==> flow/design.v <==
module rst_synch(clk, rst_n, RST_n);
  input RST_n, clk;
  output rst_n;
  reg ff1, ff2;
  always_ff @(negedge clk, negedge RST_n)
    if (!RST_n) begin
      ff1 <= 1'b0;
      ff2 <= 1'b0;
    end else begin
      ff1 <= 1'b1;
      ff2 <= ff1;
    end
  assign rst_n = ff2;
endmodule
module PWM11(clk, rst_n, duty, PWM_sig);
  input clk, rst_n;
  input[10:0] duty;
  output reg PWM_sig;
  reg[10:0] cnt;
  always_ff @(posedge clk, negedge rst_n)
    if (!rst_n) begin
      cnt <= 1'b0;
      PWM_sig <= 1'b0;
    end else begin
      cnt <= cnt + 1;
      PWM_sig <= cnt < duty;
    end
endmodule
module mtr_drv(clk, rst_n, lft_duty, rght_duty, DIRL, DIRR, PWML, PWMR);
  input clk, rst_n;
  input[11:0] lft_duty, rght_duty;
  output PWML, PWMR, DIRL, DIRR;
  wire[10:0] abs_rght_duty, abs_lft_duty;
  assign DIRR = rght_duty[11];
  assign abs_rght_duty = DIRR ? (~rght_duty[10:0]) : rght_duty[10:0];
  assign DIRL = lft_duty[11];
  assign abs_lft_duty = DIRL ? (~lft_duty[10:0]) : lft_duty[10:0];
  PWM11 rght_PWM(.clk(clk), .rst_n(rst_n), .duty(abs_rght_duty), .PWM_sig(PWMR));
  PWM11 lft_PWM(.clk(clk), .rst_n(rst_n), .duty(abs_lft_duty), .PWM_sig(PWML));
endmodule
module err_compute_DP(clk,en_accum,clr_accum,sub,sel,IR_R0,IR_R1,IR_R2,IR_R3,
                    IR_L0,IR_L1,IR_L2,IR_L3,error);
  input clk;							 
  input en_accum,clr_accum;				 
  input sub;							 
  input [2:0] sel;						 
  input [11:0] IR_R0,IR_R1,IR_R2,IR_R3;  
  input [11:0] IR_L0,IR_L1,IR_L2,IR_L3;  
  output reg signed [15:0] error;	 
	wire [15:0] selected_IR; 
	assign selected_IR = (sel==3'b000) ? {4'h0, IR_R0} :
						(sel==3'b001) ? {4'h0, IR_L0} :
						(sel==3'b010) ? {3'h0, IR_R1, 1'b0} :
						(sel==3'b011) ? {3'h0, IR_L1, 1'b0} :
						(sel==3'b100) ? {2'h0, IR_R2, 2'h0} :
						(sel==3'b101) ? {2'h0, IR_L2, 2'h0} :
						(sel==3'b110) ? {1'b0, IR_R3, 3'h0} :
						{1'b0, IR_L3, 3'h0};
	wire [15:0] selected_IR_comp;
	assign selected_IR_comp = sub ? (~selected_IR + 1'b1) : selected_IR;
	wire [15:0] next_error;
	assign next_error = error + selected_IR_comp;
  always_ff @(posedge clk)
    if (clr_accum)
	  error <= 16'h0000;
	else if (en_accum)
	  error <= next_error;  
endmodule
module err_compute_SM(sel, err_vld, IR_vld, clr_accum, en_accum, clk, rst_n);
	typedef enum reg [1:0] {IDLE, ERR, ACCUM} state_t;
		state_t state, nxt_state;
	input IR_vld, clk, rst_n;
	output logic err_vld, clr_accum, en_accum;
	output logic [2:0] sel;
	logic inc_sel, clr_sel;  
	always_ff @(posedge clk, negedge rst_n)
		if(!rst_n)
			state <= IDLE;
		else
			state <= nxt_state;
	always_ff @(posedge clk, negedge rst_n)
		if(!rst_n)
			sel <= 3'h0;
		else if(clr_sel)
			sel <= 3'h0;
		else if(inc_sel)
			sel <= sel + 1;
	always_comb begin
		nxt_state = IDLE;
		err_vld = 0;
		clr_accum = 0;
		en_accum = 0;
		inc_sel = 0;
		clr_sel = 0;
		case(state)
			IDLE: if(IR_vld) begin  
					nxt_state = ERR;
					clr_accum = 1;  
				end
			ERR: begin
					nxt_state = ACCUM;
					en_accum = 1;  
				end
			ACCUM: if(sel == 3'h7) begin  
					nxt_state = IDLE;
					err_vld = 1;  
					clr_sel = 1;
				end else begin  
					nxt_state = ERR;
					inc_sel = 1;  
				end
			default: nxt_state = IDLE;  
		endcase
	end
endmodule
module err_compute(error, err_vld, IR_vld, clk, rst_n, IR_R0,IR_R1,IR_R2,IR_R3,
                    IR_L0,IR_L1,IR_L2,IR_L3);
	input [11:0] IR_R0,IR_R1,IR_R2,IR_R3;
	input [11:0] IR_L0,IR_L1,IR_L2,IR_L3;
	input IR_vld, clk, rst_n;
	output reg signed [15:0] error;
	output logic err_vld;
	logic en_accum, clr_accum;
	wire [2:0] sel;	
	err_compute_SM sm(.sel(sel), .err_vld(err_vld), .IR_vld(IR_vld), .clr_accum(clr_accum), .en_accum(en_accum), .clk(clk), .rst_n(rst_n));			
	err_compute_DP datapath(.clk(clk),.en_accum(en_accum),.clr_accum(clr_accum),.sub(sel[0]),.sel(sel),.IR_R0(IR_R0),.IR_R1(IR_R1),.IR_R2(IR_R2),.IR_R3(IR_R3),
                    .IR_L0(IR_L0),.IR_L1(IR_L1),.IR_L2(IR_L2),.IR_L3(IR_L3),.error(error));
endmodule
module SPI_mstr16(clk,rst_n,SS_n,SCLK,MOSI,MISO,wrt,cmd,done,rd_data);
  input clk,rst_n;
  input wrt;
  input [15:0] cmd;
  input MISO;
  output reg done;		 
  output reg SS_n;		 
  output SCLK, MOSI;
  output [15:0] rd_data;
  typedef enum reg[1:0] {IDLE, FRNT_PRCH, MAIN, BCK_PRCH} state_t;
  state_t state, nxt_state;
  reg [15:0] shft_reg;
  reg [4:0] sclk_div;
  reg MISO_smpl;
  reg [3:0] bit_cnt;
  logic set_done,initialize,rst_sclk_div,shft,smpl;
  wire SCLK_rise_nxt, SCLK_fall_nxt;
  always @(posedge clk)
    if (initialize)
	  shft_reg <= cmd;
	else if (shft)
	  shft_reg <= {shft_reg[14:0],MISO_smpl};
  assign rd_data = shft_reg;
  assign MOSI = shft_reg[15];
  always @(posedge clk)
    if (smpl)
	  MISO_smpl <= MISO;
  always @(posedge clk)
    if (rst_sclk_div)
	  sclk_div <= 5'b10111;
	else
	  sclk_div <= sclk_div + 1;
  assign SCLK = sclk_div[4];
  assign SCLK_fall_nxt = &sclk_div;
  assign SCLK_rise_nxt = ~sclk_div[4] & &sclk_div[3:0];
  always @(posedge clk)
    if (initialize)
	  bit_cnt <= 4'b0000;
	else if (shft)
	  bit_cnt <= bit_cnt + 1;
  always @(posedge clk,negedge rst_n)
    if (!rst_n)
	  done <= 1'b0;			 
	else if (set_done)
	  done <= 1'b1;
	else if (initialize)
	  done <= 1'b0;
  always @(posedge clk,negedge rst_n)
    if (!rst_n)
	  SS_n <= 1'b1;			 
	else if (set_done)
	  SS_n <= 1'b1;
	else if (initialize)
	  SS_n <= 1'b0;
  always @(posedge clk, negedge	rst_n)
    if (!rst_n)
	  state <= IDLE;
	else
	  state <= nxt_state;
  always_comb begin
    nxt_state = IDLE;
	initialize = 0;
	rst_sclk_div = 0;
	set_done = 0;
	shft = 0;
	smpl = 0;
	case (state)
	  IDLE : begin
	    if (wrt) begin
		  initialize = 1;
		  nxt_state = FRNT_PRCH;
		end	 
        rst_sclk_div = 1;			 
	  end
	  FRNT_PRCH : begin
	    if (SCLK_rise_nxt) begin
		  smpl = 1;
		  nxt_state = MAIN;
		end else
		  nxt_state = FRNT_PRCH;
	  end
	  MAIN : begin
	    smpl = SCLK_rise_nxt;
		shft = SCLK_fall_nxt;
		if (&bit_cnt & SCLK_rise_nxt)
		  nxt_state = BCK_PRCH;
		else
		  nxt_state = MAIN;
	  end
	  BCK_PRCH : begin
	    if (SCLK_fall_nxt) begin
		  rst_sclk_div = 1;			 
		  set_done = 1;
		  shft = 1;
		  nxt_state = IDLE;
		end else
		  nxt_state = BCK_PRCH;  
	  end
	endcase
  end
endmodule
module A2D_intf(res, cnv_cmplt, strt_cnv, chnnl, SS_n, SCLK, MOSI, MISO, clk, rst_n);
typedef enum reg [1:0] {IDLE, CMD1, WAIT, CMD2} state_t;
	state_t state, nxt_state;
input strt_cnv, clk, rst_n;
input [2:0] chnnl;
output logic cnv_cmplt;
output [11:0] res;
input MISO;
output SS_n, SCLK, MOSI;
logic wrt, cmplt;
wire done;
wire [15:0] rd_data;
assign res[11:0] = ~rd_data[11:0];  
SPI_mstr16 spi(.cmd({2'b00, chnnl, 11'h000}), .wrt(wrt), .done(done), .rd_data(rd_data),
				.SS_n(SS_n), .SCLK(SCLK), .MOSI(MOSI), .MISO(MISO), .clk(clk), .rst_n(rst_n));
always_ff @(posedge clk, negedge rst_n)
	if(!rst_n)
		state <= IDLE;
	else
		state <= nxt_state;
always_comb begin
	nxt_state = IDLE;
	wrt = 0;
	cmplt = 0;
	case(state)
		IDLE: if(strt_cnv) begin   
				nxt_state = CMD1;
				wrt = 1;           
			end
		CMD1: if(done)             
				nxt_state = WAIT;
			   else
				nxt_state = CMD1;
		WAIT: begin
				nxt_state = CMD2;  
				wrt = 1;           
			end
		CMD2: if(done) begin       
				nxt_state = IDLE;
				cmplt = 1;         
			end else begin
				nxt_state = CMD2;
			end
		default: nxt_state = IDLE;
	endcase
end
always_ff @(posedge clk, negedge rst_n)
	if(!rst_n) begin
		cnv_cmplt <= 0;
	end else if(strt_cnv) begin  
		cnv_cmplt <= 0;
	end else if(cmplt) begin  
		cnv_cmplt <= 1;
	end
endmodule
module IR_intf(clk, rst_n, IR_R0, IR_R1, IR_R2, IR_R3, IR_L0, IR_L1, IR_L2, IR_L3, IR_en, IR_vld, line_present, SS_n, SCLK, MOSI, MISO);
  localparam LINE_THRES = 12'h040;
  parameter FAST_SIM = 0;
  input MISO, clk, rst_n;
  output reg [11:0] IR_R0, IR_R1, IR_R2, IR_R3, IR_L0, IR_L1, IR_L2, IR_L3;
  output logic IR_en, IR_vld, line_present;
  output SS_n, SCLK, MOSI;
  reg [17:0] tmr;
  reg [11:0] IR_max;
  logic rst_tmr, strt_cnv, clr, EN_R0, EN_R1, EN_R2, EN_R3, EN_L0, EN_L1, EN_L2, EN_L3, inc_chnnl, clr_chnnl;
  logic [2:0] chnnl;
  wire nxt_round, settled, cnv_cmplt;
  wire [11:0] res;
  typedef enum reg [2:0] { IDLE, WAIT_TMR, IR_SETTLE, START_CNV, WAIT_CNV } state_t;
  state_t state, next_state;
  A2D_intf a2d(.clk(clk), .rst_n(rst_n), .chnnl(chnnl), .strt_cnv(strt_cnv), .SS_n(SS_n), .SCLK(SCLK), .MOSI(MOSI), .MISO(MISO), .cnv_cmplt(cnv_cmplt), .res(res));
  always_ff @(posedge clk)
    if (EN_R0)
      IR_R0 <= res;
  always_ff @(posedge clk)
    if (EN_R1)
      IR_R1 <= res;
  always_ff @(posedge clk)
    if (EN_R2)
      IR_R2 <= res;
  always_ff @(posedge clk)
    if (EN_R3)
      IR_R3 <= res;
  always_ff @(posedge clk)
    if (EN_L0)
      IR_L0 <= res;
  always_ff @(posedge clk)
    if (EN_L1)
      IR_L1 <= res;
  always_ff @(posedge clk)
    if (EN_L2)
      IR_L2 <= res;
  always_ff @(posedge clk)
    if (EN_L3)
      IR_L3 <= res;
  always_ff @(posedge clk, negedge rst_n)
	if(!rst_n)
	  chnnl <= 3'b000;
    else if (clr_chnnl)
      chnnl <= 3'b000;
    else if (inc_chnnl)
      chnnl <= chnnl + 1;
  always_ff @(posedge clk, negedge rst_n)
  	if(!rst_n)
	  tmr <= 18'h00000;
    else if (rst_tmr)
      tmr <= 18'h00000;
    else
      tmr <= tmr + 1;
  always_ff @(posedge clk, negedge rst_n)
    if (!rst_n)
      state <= IDLE;
    else
      state <= next_state;
  always_ff @(posedge clk, negedge rst_n)
    if (!rst_n)
      line_present <= 1'b0;
    else if (IR_vld) begin
      if (IR_max > LINE_THRES)
        line_present <= 1'b1;
      else
        line_present <= 1'b0;
    end
  always_ff @(posedge clk,negedge rst_n)
    if(!rst_n)
      IR_max <= 12'h000;
    else if (clr)
      IR_max <= 12'h000;
    else if (cnv_cmplt && res > IR_max)
      IR_max <= res;
  always_comb begin
	next_state = IDLE;
    clr = 0;
    IR_en = 0;
    IR_vld = 0;
    rst_tmr = 0;
    strt_cnv = 0;
    inc_chnnl = 0;
    clr_chnnl = 0;
    EN_R0 = 0;
    EN_R1 = 0;
    EN_R2 = 0;
    EN_R3 = 0;
    EN_L0 = 0;
    EN_L1 = 0;
    EN_L2 = 0;
    EN_L3 = 0;
    case(state)
      default : begin
        clr = 1;
        rst_tmr = 1;
        next_state = WAIT_TMR;
      end
      WAIT_TMR : if (nxt_round) begin
        rst_tmr = 1;
        next_state = IR_SETTLE;
        clr = 1;
      end else begin
        clr = 1;
        next_state = WAIT_TMR;
      end
      IR_SETTLE : if (settled) begin
        IR_en = 1;
        clr_chnnl = 1;
        next_state = START_CNV;
      end else begin
        IR_en = 1;
        next_state = IR_SETTLE;
      end
      START_CNV : begin
        IR_en = 1;
        strt_cnv = 1;
        next_state = WAIT_CNV;
      end
      WAIT_CNV : if (cnv_cmplt) begin
        case (chnnl)
          3'b001 : EN_R1 = 1;
          3'b010 : EN_R2 = 1;
          3'b011 : EN_R3 = 1;
          3'b100 : EN_L0 = 1;
          3'b101 : EN_L1 = 1;
          3'b110 : EN_L2 = 1;
          3'b111 : EN_L3 = 1;
          default : EN_R0 = 1;
        endcase
        inc_chnnl = 1;
        if (chnnl == 3'b111) begin
		      rst_tmr = 1;
          IR_vld = 1;
          next_state = IDLE;
        end else begin
          IR_en = 1;
          next_state = START_CNV;
        end
      end else begin
        IR_en = 1;
        next_state = WAIT_CNV;
      end
    endcase
  end
  generate 
    if (FAST_SIM) begin
      assign nxt_round = &tmr[13:0];
      assign settled = &tmr[10:0];
    end else begin
      assign nxt_round = &tmr;
      assign settled = &tmr[11:0];
    end 
  endgenerate
endmodule
module PID(lft_speed, rght_speed, moving, error, err_vld, go, line_present, clk, rst_n);
	parameter FAST_SIM = 0;       
	localparam P_coeff = 7'h06;   
	localparam I_coeff = 7'h01;   
	localparam D_coeff = 7'h38;   
	output [11:0] lft_speed;      
	output [11:0] rght_speed;     
	output wire moving;           
	input [15:0] error;
	input err_vld, go, line_present;
	input clk, rst_n;
	reg [10:0] FRWRD;             
	reg signed [14:0] P_term;
	reg signed [9:0] I_term;
	reg signed [14:0] D_term;
	reg signed [14:0] P_term_flopped;
	reg signed [9:0] I_term_flopped;
	reg signed [14:0] D_term_flopped;
	wire signed [14:0] PID;
	wire [11:0] FRWRD_sum;
	wire [11:0] FRWRD_diff;
	wire incr_en;
	assign PID = go ? (P_term_flopped + {{5{I_term_flopped[9]}},I_term_flopped} + D_term_flopped) : 15'h0000;
	assign moving = (FRWRD > 11'h080) ? 1'b1 : 1'b0;  
	assign lft_speed = moving ? FRWRD_sum : {1'b0, FRWRD};  
	assign rght_speed = moving ? FRWRD_diff : {1'b0, FRWRD};  
	assign FRWRD_sum = {1'b0, FRWRD} + PID[14:3];  
	assign FRWRD_diff = {1'b0, FRWRD} - PID[14:3];
	assign incr_en = err_vld && ~&FRWRD[9:8];  
	always_ff @(posedge clk) begin
		P_term_flopped <= P_term;
		I_term_flopped <= I_term;  
		D_term_flopped <= D_term;
	end
	generate
		if(FAST_SIM) begin
			always_ff @(posedge clk, negedge rst_n)
				if(!rst_n)
					FRWRD <= 11'h000;
				else if(!go)
					FRWRD <= 11'h000;
				else if(incr_en)
					FRWRD <= FRWRD + 6'h20;
		end else begin
			always_ff @(posedge clk, negedge rst_n)
				if(!rst_n)
					FRWRD <= 11'h000;
				else if(!go)
					FRWRD <= 11'h000;
				else if(incr_en)
					FRWRD <= FRWRD + 6'h04;
		end
	endgenerate
	wire signed [10:0] err_sat;
	assign err_sat = (!error[15] && |error[14:10]) ? 11'h3ff :
						(error[15] && ~&error[14:10]) ? 11'h400 :
						error[10:0];
	assign P_term = $signed(P_coeff)*err_sat;  
	logic [10:0] err_sat_flopped, prev_err;
	wire [10:0] D_diff;
	wire signed [7:0] D_diff_sat;
	always_ff @(posedge clk, negedge rst_n)
		if(!rst_n) begin
			err_sat_flopped <= 11'h000;
			prev_err <= 11'h000;
		end else if(err_vld) begin
			err_sat_flopped <= err_sat;
			prev_err <= err_sat_flopped;
		end
	assign D_diff = err_sat - prev_err;
	assign D_diff_sat = (!D_diff[10] && |D_diff[9:7]) ? 8'h7f :
						(D_diff[10] && ~&D_diff[9:7]) ? 8'h80 :
						D_diff[7:0];
	assign D_term = $signed(D_coeff)*D_diff_sat;
	logic signed [15:0] integrator;
    logic [15:0] ext_err_sat;  
    logic [15:0] temp_sum;  
    logic [15:0] res_sum;  
    logic overflow_sel;  
    logic res_sel;  
    assign ext_err_sat = { {5{err_sat[10]}}, err_sat[10:0] };
    assign temp_sum = integrator + ext_err_sat;  
    assign res_sum = (~overflow_sel && err_vld) ? temp_sum : integrator;  
	assign I_term = $signed(I_coeff)*integrator[15:6];
    always_ff @(posedge clk, negedge rst_n)
        if (!rst_n)
            integrator <= 0;
        else if (res_sel)
            integrator <= 0;
        else
            integrator <= res_sum;
    always_comb begin
        overflow_sel = 0;
        if (ext_err_sat[15] == integrator[15] && ext_err_sat[15] != temp_sum[15]) begin
            overflow_sel = 1;
        end
    end
    logic prev_line;  
    always_ff @(posedge clk, negedge rst_n)
        if (!rst_n) 
            prev_line <= 0;
        else
            prev_line <= line_present;
    logic pos_edge;  
    assign pos_edge = (prev_line == 0) && (line_present == 1);
    assign res_sel = pos_edge | (~go) | (~moving);
endmodule
module UART_rcv(rdy, rx_data, clr_rdy, RX, clk, rst_n);
typedef enum reg [1:0] {IDLE, START, RXS} state_t;
	state_t state, nxt_state;
input clk, rst_n;
input clr_rdy;
output [7:0] rx_data;
input RX;
output reg rdy;
reg [12:0] baud_cnt;
reg [3:0] bit_cnt;
reg [8:0] rx_shft_reg;
reg RX_metastable, RX_stable, RX_previous;
reg start, shift, receiving, set_rdy;  
always_ff @(posedge clk)
	if(start)
		bit_cnt <= 4'h0;
	else if(shift)
		bit_cnt <= bit_cnt+1;
always_ff @(posedge clk)
	if(start)
		baud_cnt <= 13'h0000;
	else if(shift)
		baud_cnt <= 13'h0000;
	else if(receiving)
		baud_cnt <= baud_cnt+1;
assign shift = (baud_cnt == 13'h1458);  
always_ff @(posedge clk)
	RX_metastable <= RX;
always_ff @(posedge clk) begin
	RX_stable <= RX_metastable;
	RX_previous <= RX_stable;  
end
always_ff @(posedge clk)
	if(shift)
		rx_shft_reg <= {RX_stable, rx_shft_reg} >> 1;  
assign rx_data = rx_shft_reg;
always_ff @(posedge clk, negedge rst_n)
	if(!rst_n)
		rdy <= 1'b0;
	else if(clr_rdy || start)
		rdy <= 1'b0;
	else if(set_rdy)
		rdy <= 1'b1;
always_ff @(posedge clk, negedge rst_n)
	if(!rst_n)
		state <= IDLE;
	else
		state <= nxt_state;
always_comb begin
	nxt_state = IDLE;
	start = 0;
	receiving = 0;
	set_rdy = 0;
	case(state)
		IDLE: if(!RX_stable && RX_previous) begin  
				nxt_state = START;
				start = 1;
			end
		START: begin
			nxt_state = RXS;
			receiving = 1;
			end
		RXS: if(bit_cnt == 4'h9) begin  
				nxt_state = IDLE;
				set_rdy = 1;
			end else begin
				nxt_state = RXS;
				receiving = 1;
			end
		default: nxt_state = IDLE;  
	endcase
end
endmodule
module UART_wrapper(cmd_rdy, clr_cmd_rdy, cmd, RX, clk, rst_n);
typedef enum reg [1:0] {BYTE1, BYTE2} state_t;
	state_t state, nxt_state;
input clr_cmd_rdy, RX, clk, rst_n;
output logic [15:0] cmd;
output logic cmd_rdy;
wire rx_rdy;
wire [7:0] rx_data;
logic clr_rx_rdy, set_cmd_rdy, shft_byte;
UART_rcv UART_rx(.clk(clk),.rst_n(rst_n),.RX(RX),.rdy(rx_rdy),.rx_data(rx_data),.clr_rdy(clr_rx_rdy));
always_ff @(posedge clk)
	if(shft_byte)
		cmd <= {cmd[7:0],rx_data[7:0]};  
always_ff @(posedge clk, negedge rst_n)
	if(!rst_n)
		state <= BYTE1;
	else
		state <= nxt_state;
always_comb begin
	nxt_state = BYTE1;
	clr_rx_rdy = 0;
	shft_byte = 0;
	set_cmd_rdy = 0;
	case(state)
		BYTE1: if(rx_rdy) begin  
			shft_byte = 1;  
			clr_rx_rdy = 1;  
			nxt_state = BYTE2;
		end
		BYTE2: if(rx_rdy) begin  
			shft_byte = 1;  
			clr_rx_rdy = 1;  
			set_cmd_rdy = 1;  
			nxt_state = BYTE1;
		end else
			nxt_state = BYTE2;
		default: nxt_state = BYTE1;
	endcase
end
always_ff @(posedge clk, negedge rst_n)
	if(!rst_n)
		cmd_rdy <= 0;
	else if(clr_cmd_rdy)
		cmd_rdy <= 0;
	else if(set_cmd_rdy)
		cmd_rdy <= 1;
endmodule
module cmd_proc(clk,rst_n,BMPL_n,BMPR_n,go,err_opn_lp,line_present,buzz,RX);
input clk,rst_n,BMPL_n,BMPR_n,RX,line_present;
output logic go;
output logic buzz;
output reg [15:0] err_opn_lp;
logic last_veer_right, nxt_cmd, cmd_rdy, cap_cmd, rst_tmr;
logic [15:0] cmd;
logic [1:0] cmd_reg;
logic [15:0] cmd_shft_reg;
logic [25:0] tmr;
logic REV_tmr1, REV_tmr2, BMP_DBNC_tmr;
logic shft;
logic en_buzz;
logic [14:0] buzz_cntr;
parameter FAST_SIM = 0;
UART_wrapper UART(.cmd(cmd), .cmd_rdy(cmd_rdy), .clr_cmd_rdy(cap_cmd), .RX(RX), .clk(clk), .rst_n(rst_n));
always_ff @(posedge clk, negedge rst_n)begin 
	if(!rst_n)
		cmd_shft_reg[15:0] <= 16'h0000;
	else if(cap_cmd) begin 
		cmd_shft_reg[15:0] <= cmd[15:0];
	end else if(shft) begin 
		cmd_shft_reg[15:0] <= {2'b0 , cmd_shft_reg[15:2]}; 
	end 
end 
assign cmd_reg[1:0] = cmd_shft_reg[1:0];
always_ff@(posedge clk, negedge rst_n) begin 
	if(!rst_n)
		buzz_cntr <= 15'b000000000000000;
	else if(en_buzz)
		buzz_cntr <= buzz_cntr + 1;
end 
assign buzz = buzz_cntr[14];
always_ff @(posedge clk, negedge rst_n) begin 
	if(!rst_n)
		last_veer_right <= 0;
	else if(nxt_cmd)
		last_veer_right <= cmd_reg[0];
end 
always_ff @(posedge clk, negedge rst_n) begin
	if(!rst_n)
		tmr <= 0;
	else if(rst_tmr)
		tmr <= 0;
	else
		tmr <= tmr + 1;
end 
typedef enum reg [3:0] { IDLE, READY, CLR_GO, ASSERT_ERR_OPN_LP_1,ASSERT_ERR_OPN_LP_2, RST_ERR_OPN_LP, ASSERT_LFT_RGHT_ERR,BUZZ_100MS, BUZZ, REGULAR_VEER} state_t;
state_t state, next_state;
  always_ff @(posedge clk, negedge rst_n)
    if (!rst_n)
      state <= IDLE;
    else
      state <= next_state;
assign shft = nxt_cmd;
always_comb begin 
	next_state = IDLE;
	nxt_cmd = 0;
	cap_cmd = 0;
	err_opn_lp = 0;
	go = 0;
	rst_tmr = 0;
	en_buzz = 0;
	case (state) 
	IDLE : begin 
		if(cmd_rdy && line_present) begin 
			next_state = READY;
			cap_cmd = 1;
			go = 1;
		end else
			next_state = IDLE;
	end 
	READY : begin
		cap_cmd = 0;
		if(line_present) begin 
			if(!BMPL_n || !BMPR_n) begin 
				go = 0;
				rst_tmr = 1;
				en_buzz = 1;
				next_state = BUZZ_100MS;
				if(BMPL_n && BMPR_n)
					next_state = READY;
				else
					next_state = BUZZ;
			end else begin
				go = 1;
				next_state = READY;
			end
		end else if(cmd_shft_reg[1:0] == 2'b11) begin 
			go = 0;
			rst_tmr = 1;
			next_state = ASSERT_ERR_OPN_LP_1;
		end else if(|cmd_shft_reg[1:0]) begin
			go = 1;
			rst_tmr = 1;
			next_state = REGULAR_VEER;
		end else begin 
			go = 0;
			rst_tmr = 1;
			next_state = IDLE;
		end 
	end
	REGULAR_VEER : begin
		go = 1;
		if(cmd_shft_reg[0]) begin
			err_opn_lp = 16'h340;
			next_state = REGULAR_VEER;
		end else begin
			err_opn_lp = -16'h340;
			next_state = REGULAR_VEER;
		end 
		if(line_present) begin 
			nxt_cmd = 1;
			next_state = READY;
		end else
			next_state = REGULAR_VEER;
	end
	ASSERT_ERR_OPN_LP_1 : begin 
		go = 1;
		if(!last_veer_right) begin 
			if(!REV_tmr1) begin 
				err_opn_lp = -16'h1E0;
				next_state = ASSERT_ERR_OPN_LP_1;
			end else begin 
				go = 0;
				rst_tmr = 1;
				next_state = ASSERT_ERR_OPN_LP_2;
			end 
		end else begin 
			if(!REV_tmr1) begin 
				err_opn_lp = 16'h1E0;
				next_state = ASSERT_ERR_OPN_LP_1;
			end else begin 
				go = 0;
				rst_tmr = 1;
				next_state = ASSERT_ERR_OPN_LP_2;
			end 
		end
	end 
	ASSERT_ERR_OPN_LP_2 : begin 
		go = 1;
		if(!last_veer_right) begin 
			if(!REV_tmr2) begin 
				err_opn_lp = 16'h380;
				next_state = ASSERT_ERR_OPN_LP_2;
			end else begin 
				rst_tmr = 1;
				next_state = RST_ERR_OPN_LP;
			end 
		end else begin 
			if(!REV_tmr2) begin 
				err_opn_lp = -16'h380;
				next_state = ASSERT_ERR_OPN_LP_2;
			end else begin 
				rst_tmr = 1;
				next_state = RST_ERR_OPN_LP;
			end 
		end
	end 
	RST_ERR_OPN_LP : begin
		go = 1; 
		err_opn_lp = 0;
		if(line_present) begin
			nxt_cmd = 1;
			next_state = READY;
		end	else
			next_state = RST_ERR_OPN_LP;
	end 
	BUZZ_100MS : begin
		en_buzz = 1;
		if(BMP_DBNC_tmr) begin 
			if(BMPL_n && BMPR_n) begin 
				en_buzz = 0;
				next_state = READY;
			end else begin 
				next_state = BUZZ;
			end
		end else
			next_state = BUZZ_100MS;
	end 
	BUZZ : begin
		en_buzz = 1;
		if(BMPL_n && BMPR_n) begin 
			en_buzz = 0;
			next_state = READY;
		end else begin 
			next_state = BUZZ;
		end
	end 
	endcase
end 
 generate 
    if (FAST_SIM) begin
      assign REV_tmr1 = tmr[20:16] == 5'h0A ? 1'b1 : 1'b0;
      assign REV_tmr2 = tmr[20:16] == 5'h10 ? 1'b1 : 1'b0;
	  assign BMP_DBNC_tmr = &tmr[16:0];
    end else begin
      assign REV_tmr1 = tmr[20:16] == 5'h16 ? 1'b1 : 1'b0;
      assign REV_tmr2 = tmr[25:21] == 5'h1F ? 1'b1 : 1'b0;
	  assign BMP_DBNC_tmr = &tmr[21:0];
    end 
  endgenerate
endmodule 
module MazeRunner(clk,RST_n,SS_n,MOSI,MISO,SCLK,PWMR,PWML,
                  DIRR,DIRL,IR_EN,BMPL_n,BMPR_n,buzz,
				  buzz_n,RX,LED);
  input clk;		 
  input RST_n;		 
  output SS_n;		 
  output MOSI;		 
  output SCLK;		 
  input MISO;		 
  output PWMR;		 
  output PWML;		 
  output DIRR;		 
  output DIRL;		 
  output IR_EN;		 
  input BMPL_n;		 
  input BMPR_n;		 
  output buzz;		 
  output buzz_n;
  input RX;			 
  output [7:0] LED;	 
  wire rst_n;		 
  wire send_resp;	 
  wire cmd_rdy;		 
  wire [15:0] cmd;	 
  wire clr_cmd_rdy;	 
  wire [11:0] IR_R0,IR_R1,IR_R2,IR_R3;
  wire [11:0] IR_L0,IR_L1,IR_L2,IR_L3;
  wire moving;
  wire IR_vld;					 
  wire line_present;		 
  wire err_vld;				 
  wire go;
  wire [15:0] err_raw;		 
  wire [15:0] err_opn_lp;	 
  wire [15:0] error;		 
  wire signed [11:0] lft_spd,rght_spd;
  wire bmp_raw;				 
  localparam FAST_SIM = 1;		 
  rst_synch iRST(.clk(clk),.RST_n(RST_n),.rst_n(rst_n));
  mtr_drv iDRV(.clk(clk), .rst_n(rst_n), .lft_duty(lft_spd), .rght_duty(rght_spd), .DIRL(DIRL), .DIRR(DIRR), .PWML(PWML), .PWMR(PWMR));
  IR_intf #(.FAST_SIM(FAST_SIM)) iINTF(.clk(clk), .rst_n(rst_n), .IR_R0(IR_R0), .IR_R1(IR_R1), .IR_R2(IR_R2), .IR_R3(IR_R3), .IR_L0(IR_L0), .IR_L1(IR_L1), .IR_L2(IR_L2), .IR_L3(IR_L3), .IR_en(IR_EN), .IR_vld(IR_vld), .line_present(line_present), .SS_n(SS_n), .SCLK(SCLK), .MOSI(MOSI), .MISO(MISO));
  err_compute iERR(.error(err_raw), .err_vld(err_vld), .IR_R0(IR_R0), .IR_L0(IR_L0), .IR_R1(IR_R1), .IR_L1(IR_L1), .IR_R2(IR_R2), .IR_L2(IR_L2), .IR_R3(IR_R3), .IR_L3(IR_L3), .IR_vld(IR_vld), .clk(clk), .rst_n(rst_n));
  cmd_proc #(FAST_SIM) iCMDPROC(.clk(clk), .rst_n(rst_n), .BMPL_n(BMPL_n), .BMPR_n(BMPR_n), .go(go), .err_opn_lp(err_opn_lp), .line_present(line_present), .buzz(buzz), .RX(RX));
  assign buzz_n = ~buzz;
  assign error = (line_present) ? err_raw : err_opn_lp;	 
  PID #(.FAST_SIM(FAST_SIM)) iPID(.clk(clk), .rst_n(rst_n), .lft_speed(lft_spd), .rght_speed(rght_spd), .moving(moving), .error(error), .err_vld(err_vld), .go(go), .line_present(line_present));
  assign LED = 0;  
endmodule
Memo
Re: synthesis data of MazeRunner

## Step by step through the tools: MazeRunner

Each step is given for the RTL above and for the edited RTL.
Lines under "original" count in the file above, lines under "edited" in the edited file.
"difference" is "edited" less "original", of the values as shown; "rel. change" is that difference over "original", in percent.
Cell names lack the library's common part.
A cell with -- has no value.

| inputs | value |
|---|---|
| top | MazeRunner |
| clock | clk |
| library | sky130hd |
| corner | tt_025C_1v80 |

## Diff

The edit as a unified diff against the file above.
A script made this edit; it was not meant as an optimisation.

```diff
@@ -453,5 +453,5 @@
 	reg signed [9:0] I_term;
 	reg signed [14:0] D_term;
-	reg signed [14:0] P_term_flopped;
+	reg signed [17:0] P_term_flopped;
 	reg signed [9:0] I_term_flopped;
 	reg signed [14:0] D_term_flopped;
```

## Word-level counts

Source: Yosys, flattened and elaborated, memories not mapped. Widths are those after wreduce. Registers that Yosys merges into a memory's read port (data or address) are not register bits. Print and check cells do not count.

Word-level totals:

| what | original | edited | difference | rel. change (%) |
|---|---|---|---|---|
| output and inout port bits | 18 | 18 | 0 | 0.00 |
| input port bits | 6 | 6 | 0 | 0.00 |
| cells after elaboration | 378 | 378 | 0 | 0.00 |
| flip-flop bits (word level) | 411 | 411 | 0 | 0.00 |

Cells by class:

| what | original | edited | difference | rel. change (%) |
|---|---|---|---|---|
| bitwise gates (word level) | 14 | 14 | 0 | 0.00 |
| equality and inequality tests | 44 | 44 | 0 | 0.00 |
| multipliers | 2 | 2 | 0 | 0.00 |
| reduce/logical cells | 65 | 65 | 0 | 0.00 |
| muxes and demuxes | 172 | 172 | 0 | 0.00 |
| $lt $le $gt $ge | 5 | 5 | 0 | 0.00 |
| add/sub/neg operators | 20 | 20 | 0 | 0.00 |

Operators by type and width:

| cell | original | edited | difference | rel. change (%) |
|---|---|---|---|---|
| 15-bit adder | 2 | 1 | -1 | -50.00 |
| 15-bit by 10-bit adder with 15-bit output | 0 | 1 | +1 | -- |
| 1-bit 2-to-1 mux | 93 | 93 | 0 | 0.00 |
| 1-bit logical AND | 12 | 12 | 0 | 0.00 |
| 16-bit 2-to-1 mux | 12 | 12 | 0 | 0.00 |
| 2-bit nonzero test | 10 | 10 | 0 | 0.00 |
| 3-bit == test (second input constant) | 9 | 9 | 0 | 0.00 |
| 2-bit OR reduction | 9 | 9 | 0 | 0.00 |
| 1-bit zero test | 8 | 8 | 0 | 0.00 |
| 15-bit 2-to-1 mux | 8 | 8 | 0 | 0.00 |
| 2-bit == test (second input constant) | 7 | 7 | 0 | 0.00 |
| 2-bit 2-to-1 mux | 7 | 7 | 0 | 0.00 |
| 3-bit 2-to-1 mux | 7 | 7 | 0 | 0.00 |
| 4-bit 2-to-1 mux | 7 | 7 | 0 | 0.00 |
| 1-bit parallel mux with 3-bit select | 7 | 7 | 0 | 0.00 |
| 3-bit by 2-bit == test with 1-bit output (second input constant) | 6 | 6 | 0 | 0.00 |
| 11-bit 2-to-1 mux | 6 | 6 | 0 | 0.00 |
| 1-bit inverter | 6 | 6 | 0 | 0.00 |
| 1-bit parallel mux with 2-bit select | 6 | 6 | 0 | 0.00 |
| 3-bit OR reduction | 6 | 6 | 0 | 0.00 |
| 2-bit zero test | 5 | 5 | 0 | 0.00 |
| 2-bit by 1-bit == test with 1-bit output (second input constant) | 4 | 4 | 0 | 0.00 |
| 12-bit 2-to-1 mux | 4 | 4 | 0 | 0.00 |
| 3-bit by 1-bit == test with 1-bit output (second input constant) | 3 | 3 | 0 | 0.00 |
| 4-bit by 3-bit == test with 1-bit output (second input constant) | 3 | 3 | 0 | 0.00 |
| 4-bit == test (second input constant) | 3 | 3 | 0 | 0.00 |
| 11-bit by 1-bit adder with 11-bit output (second input constant) | 2 | 2 | 0 | 0.00 |
| 16-bit adder | 2 | 2 | 0 | 0.00 |

The list need not be complete.

## Logic depth

Yosys ltp: most cells in a row. Word level: on the elaborated netlist, between registers, memories and ports. Mapped: between sequential cells and ports; inverters and the memories' decode and read muxes count.

Logic depth:

| what | original | edited | difference | rel. change (%) |
|---|---|---|---|---|
| word-level depth | 19 | 19 | 0 | 0.00 |
| ABC_AREA | 0 | 0 | -- | -- |
| mapped depth | 29 | 31 | +2 | +6.90 |
| mapped depth without buffers | 28 | 30 | +2 | +7.14 |

## After synthesis

Yosys stat after the flow's synthesis: flattened, memories mapped to cells. It holds for the ABC_AREA given above (unset counts as 0); a run with the other value may have another netlist.

Cell types:

| type | original | edited | difference | rel. change (%) |
|---|---|---|---|---|
| nand2_1 | 213 | 253 | +40 | +18.78 |
| o21ai_0 | 100 | 82 | -18 | -18.00 |
| xnor2_1 | 113 | 100 | -13 | -11.50 |
| nand4_1 | 32 | 21 | -11 | -34.38 |
| nand3b_1 | 8 | 19 | +11 | +137.50 |
| nor2_1 | 192 | 184 | -8 | -4.17 |
| xor2_1 | 65 | 73 | +8 | +12.31 |
| clkbuf_1 | 53 | 45 | -8 | -15.09 |
| nor3b_1 | 9 | 2 | -7 | -77.78 |
| buf_2 | 2 | 9 | +7 | +350.00 |
| a32oi_1 | 8 | 2 | -6 | -75.00 |
| nand2b_1 | 29 | 24 | -5 | -17.24 |
| nand3_1 | 61 | 65 | +4 | +6.56 |
| and3_1 | 35 | 39 | +4 | +11.43 |
| o21bai_1 | 17 | 21 | +4 | +23.53 |
| a221o_1 | 1 | 5 | +4 | +400.00 |
| a221oi_1 | 10 | 7 | -3 | -30.00 |
| o22ai_1 | 7 | 10 | +3 | +42.86 |

The list need not be complete.

Synthesis totals:

| what | original | edited | difference | rel. change (%) |
|---|---|---|---|---|
| flip-flops | 409 | 409 | 0 | 0.00 |
| mapped area (sq mm) | 0.0220111 | 0.0220336 | +0.0000225 | +0.10 |
| sequential area (sq mm) | 0.010405 | 0.010405 | 0.000000 | 0.00 |
| cells in the netlist | 2176 | 2190 | +14 | +0.64 |
| buffer cells | 69 | 70 | +1 | +1.45 |

The figures by module come from a second, unflattened synthesis with its own total; it is not the netlist above.

Second synthesis, totals:

| what | original | edited | difference | rel. change (%) |
|---|---|---|---|---|
| cells (unflattened synthesis) | 2162 | 2162 | 0 | 0.00 |
| area (unflattened synthesis) (sq mm) | 0.0231172 | 0.0231172 | 0.0000000 | 0.00 |

Each row is one instance without its submodules.

Modules, original:

| module | seq. area (sq mm) | area (sq mm) | times used | cells |
|---|---|---|---|---|
| PID #(FAST_SIM=1) | 0.0018268 | 0.0065951 | 1 | 718 |
| IR_intf #(FAST_SIM=1) | 0.0037599 | 0.0050824 | 1 | 338 |
| cmd_proc #(FAST_SIM=1) | 0.0015277 | 0.0030379 | 1 | 322 |
| err_compute_DP | 0.0003203 | 0.0024448 | 1 | 282 |
| UART_rcv | 0.000772 | 0.0014301 | 1 | 132 |
| PWM11 | 0.0003003 | 0.0007119 | 2 | 70 |
| SPI_mstr16 | 0.0008433 | 0.0014139 | 1 | 99 |
| UART_wrapper | 0.0005568 | 0.0005956 | 1 | 24 |
| MazeRunner | 0 | 0.0003166 | 1 | 28 |
| err_compute_SM | 0.0001514 | 0.0002577 | 1 | 19 |
| A2D_intf | 0.0001264 | 0.0002352 | 1 | 31 |
| mtr_drv | 0 | 0.0002302 | 1 | 26 |
| rst_synch | 0.00005 | 0.0000538 | 1 | 3 |
| err_compute | 0 | 0 | 1 | 0 |

Modules, edited:

| module | seq. area (sq mm) | area (sq mm) | times used | cells |
|---|---|---|---|---|
| PID #(FAST_SIM=1) | 0.0018268 | 0.0065951 | 1 | 718 |
| IR_intf #(FAST_SIM=1) | 0.0037599 | 0.0050824 | 1 | 338 |
| cmd_proc #(FAST_SIM=1) | 0.0015277 | 0.0030379 | 1 | 322 |
| err_compute_DP | 0.0003203 | 0.0024448 | 1 | 282 |
| UART_rcv | 0.000772 | 0.0014301 | 1 | 132 |
| PWM11 | 0.0003003 | 0.0007119 | 2 | 70 |
| SPI_mstr16 | 0.0008433 | 0.0014139 | 1 | 99 |
| UART_wrapper | 0.0005568 | 0.0005956 | 1 | 24 |
| MazeRunner | 0 | 0.0003166 | 1 | 28 |
| err_compute_SM | 0.0001514 | 0.0002577 | 1 | 19 |
| A2D_intf | 0.0001264 | 0.0002352 | 1 | 31 |
| mtr_drv | 0 | 0.0002302 | 1 | 26 |
| rst_synch | 0.00005 | 0.0000538 | 1 | 3 |
| err_compute | 0 | 0 | 1 | 0 |

## Layout results

Both versions went through the flow (Yosys, OpenROAD) with the same settings in each pair. Constraints: input delay and output delay 20% of the set period each, output load 0.01 pF.

| flow settings, set A | value |
|---|---|
| CORE_UTILIZATION | 40 |
| PLACE_DENSITY | 0.6 |
| period_ns | 7.84 |
| CAP_MARGIN | 20 |
| CORE_MARGIN | 2 |
| SLEW_MARGIN | 20 |

Measured results, set A:

| what | original | edited | difference | rel. change (%) |
|---|---|---|---|---|
| worst slack on setup checks (ps) | 807 | 628 | -179 | -- |
| total power of the final layout (mW) | 4.534 | 4.494 | -0.040 | -0.88 |
| area of the die (sq mm) | 0.0569204 | 0.0569777 | +0.0000573 | +0.10 |
| chip area in the Yosys report (sq mm) | 0.0220111 | 0.0220336 | +0.0000225 | +0.10 |
| standard-cell area after routing (sq mm) | 0.0245711 | 0.0246136 | +0.0000425 | +0.17 |
| achieved clock period (ps) | 7033 | 7212 | +179 | +2.55 |
| utilization in the final report | 0.454 | 0.449 | -0.005 | -- |
| final worst hold slack (ps) | 301 | 295 | -6 | -- |

| flow settings, set B | value |
|---|---|
| ABC_AREA | 0 |
| CAP_MARGIN | 15 |
| CELL_PAD_IN_SITES_DETAIL_PLACEMENT | 1 |
| CORE_ASPECT_RATIO | 0.72 |
| CORE_MARGIN | 4 |
| CORE_UTILIZATION | 23 |
| MIN_ROUTING_LAYER | met1 |
| PLACE_DENSITY_LB_ADDON | 0.17 |
| SETUP_SLACK_MARGIN | -0.24 |
| period_ns | 8.92 |
| SLEW_MARGIN | 20 |

Measured results, set B:

| what | original | edited | difference | rel. change (%) |
|---|---|---|---|---|
| worst slack on setup checks (ps) | 1430 | 987 | -443 | -- |
| total power of the final layout (mW) | 4.143 | 3.956 | -0.187 | -4.51 |
| area of the die (sq mm) | 0.100781 | 0.100881 | +0.000100 | +0.10 |
| chip area in the Yosys report (sq mm) | 0.0220111 | 0.0220336 | +0.0000225 | +0.10 |
| standard-cell area after routing (sq mm) | 0.0253843 | 0.0252392 | -0.0001451 | -0.57 |
| achieved clock period (ps) | 7490 | 7933 | +443 | +5.91 |
| utilization in the final report | 0.27 | 0.265 | -0.005 | -- |
| final worst hold slack (ps) | 301 | 294 | -7 | -- |

"achieved clock period" = clock period - worst setup slack. The figure is calculated, with input and output delays left at 20% of the set period.
By "total power of the final layout" is meant OpenSTA's value without simulated activity: inputs other than the clock are taken to toggle once in ten clock periods, and the tool carries that through the logic.
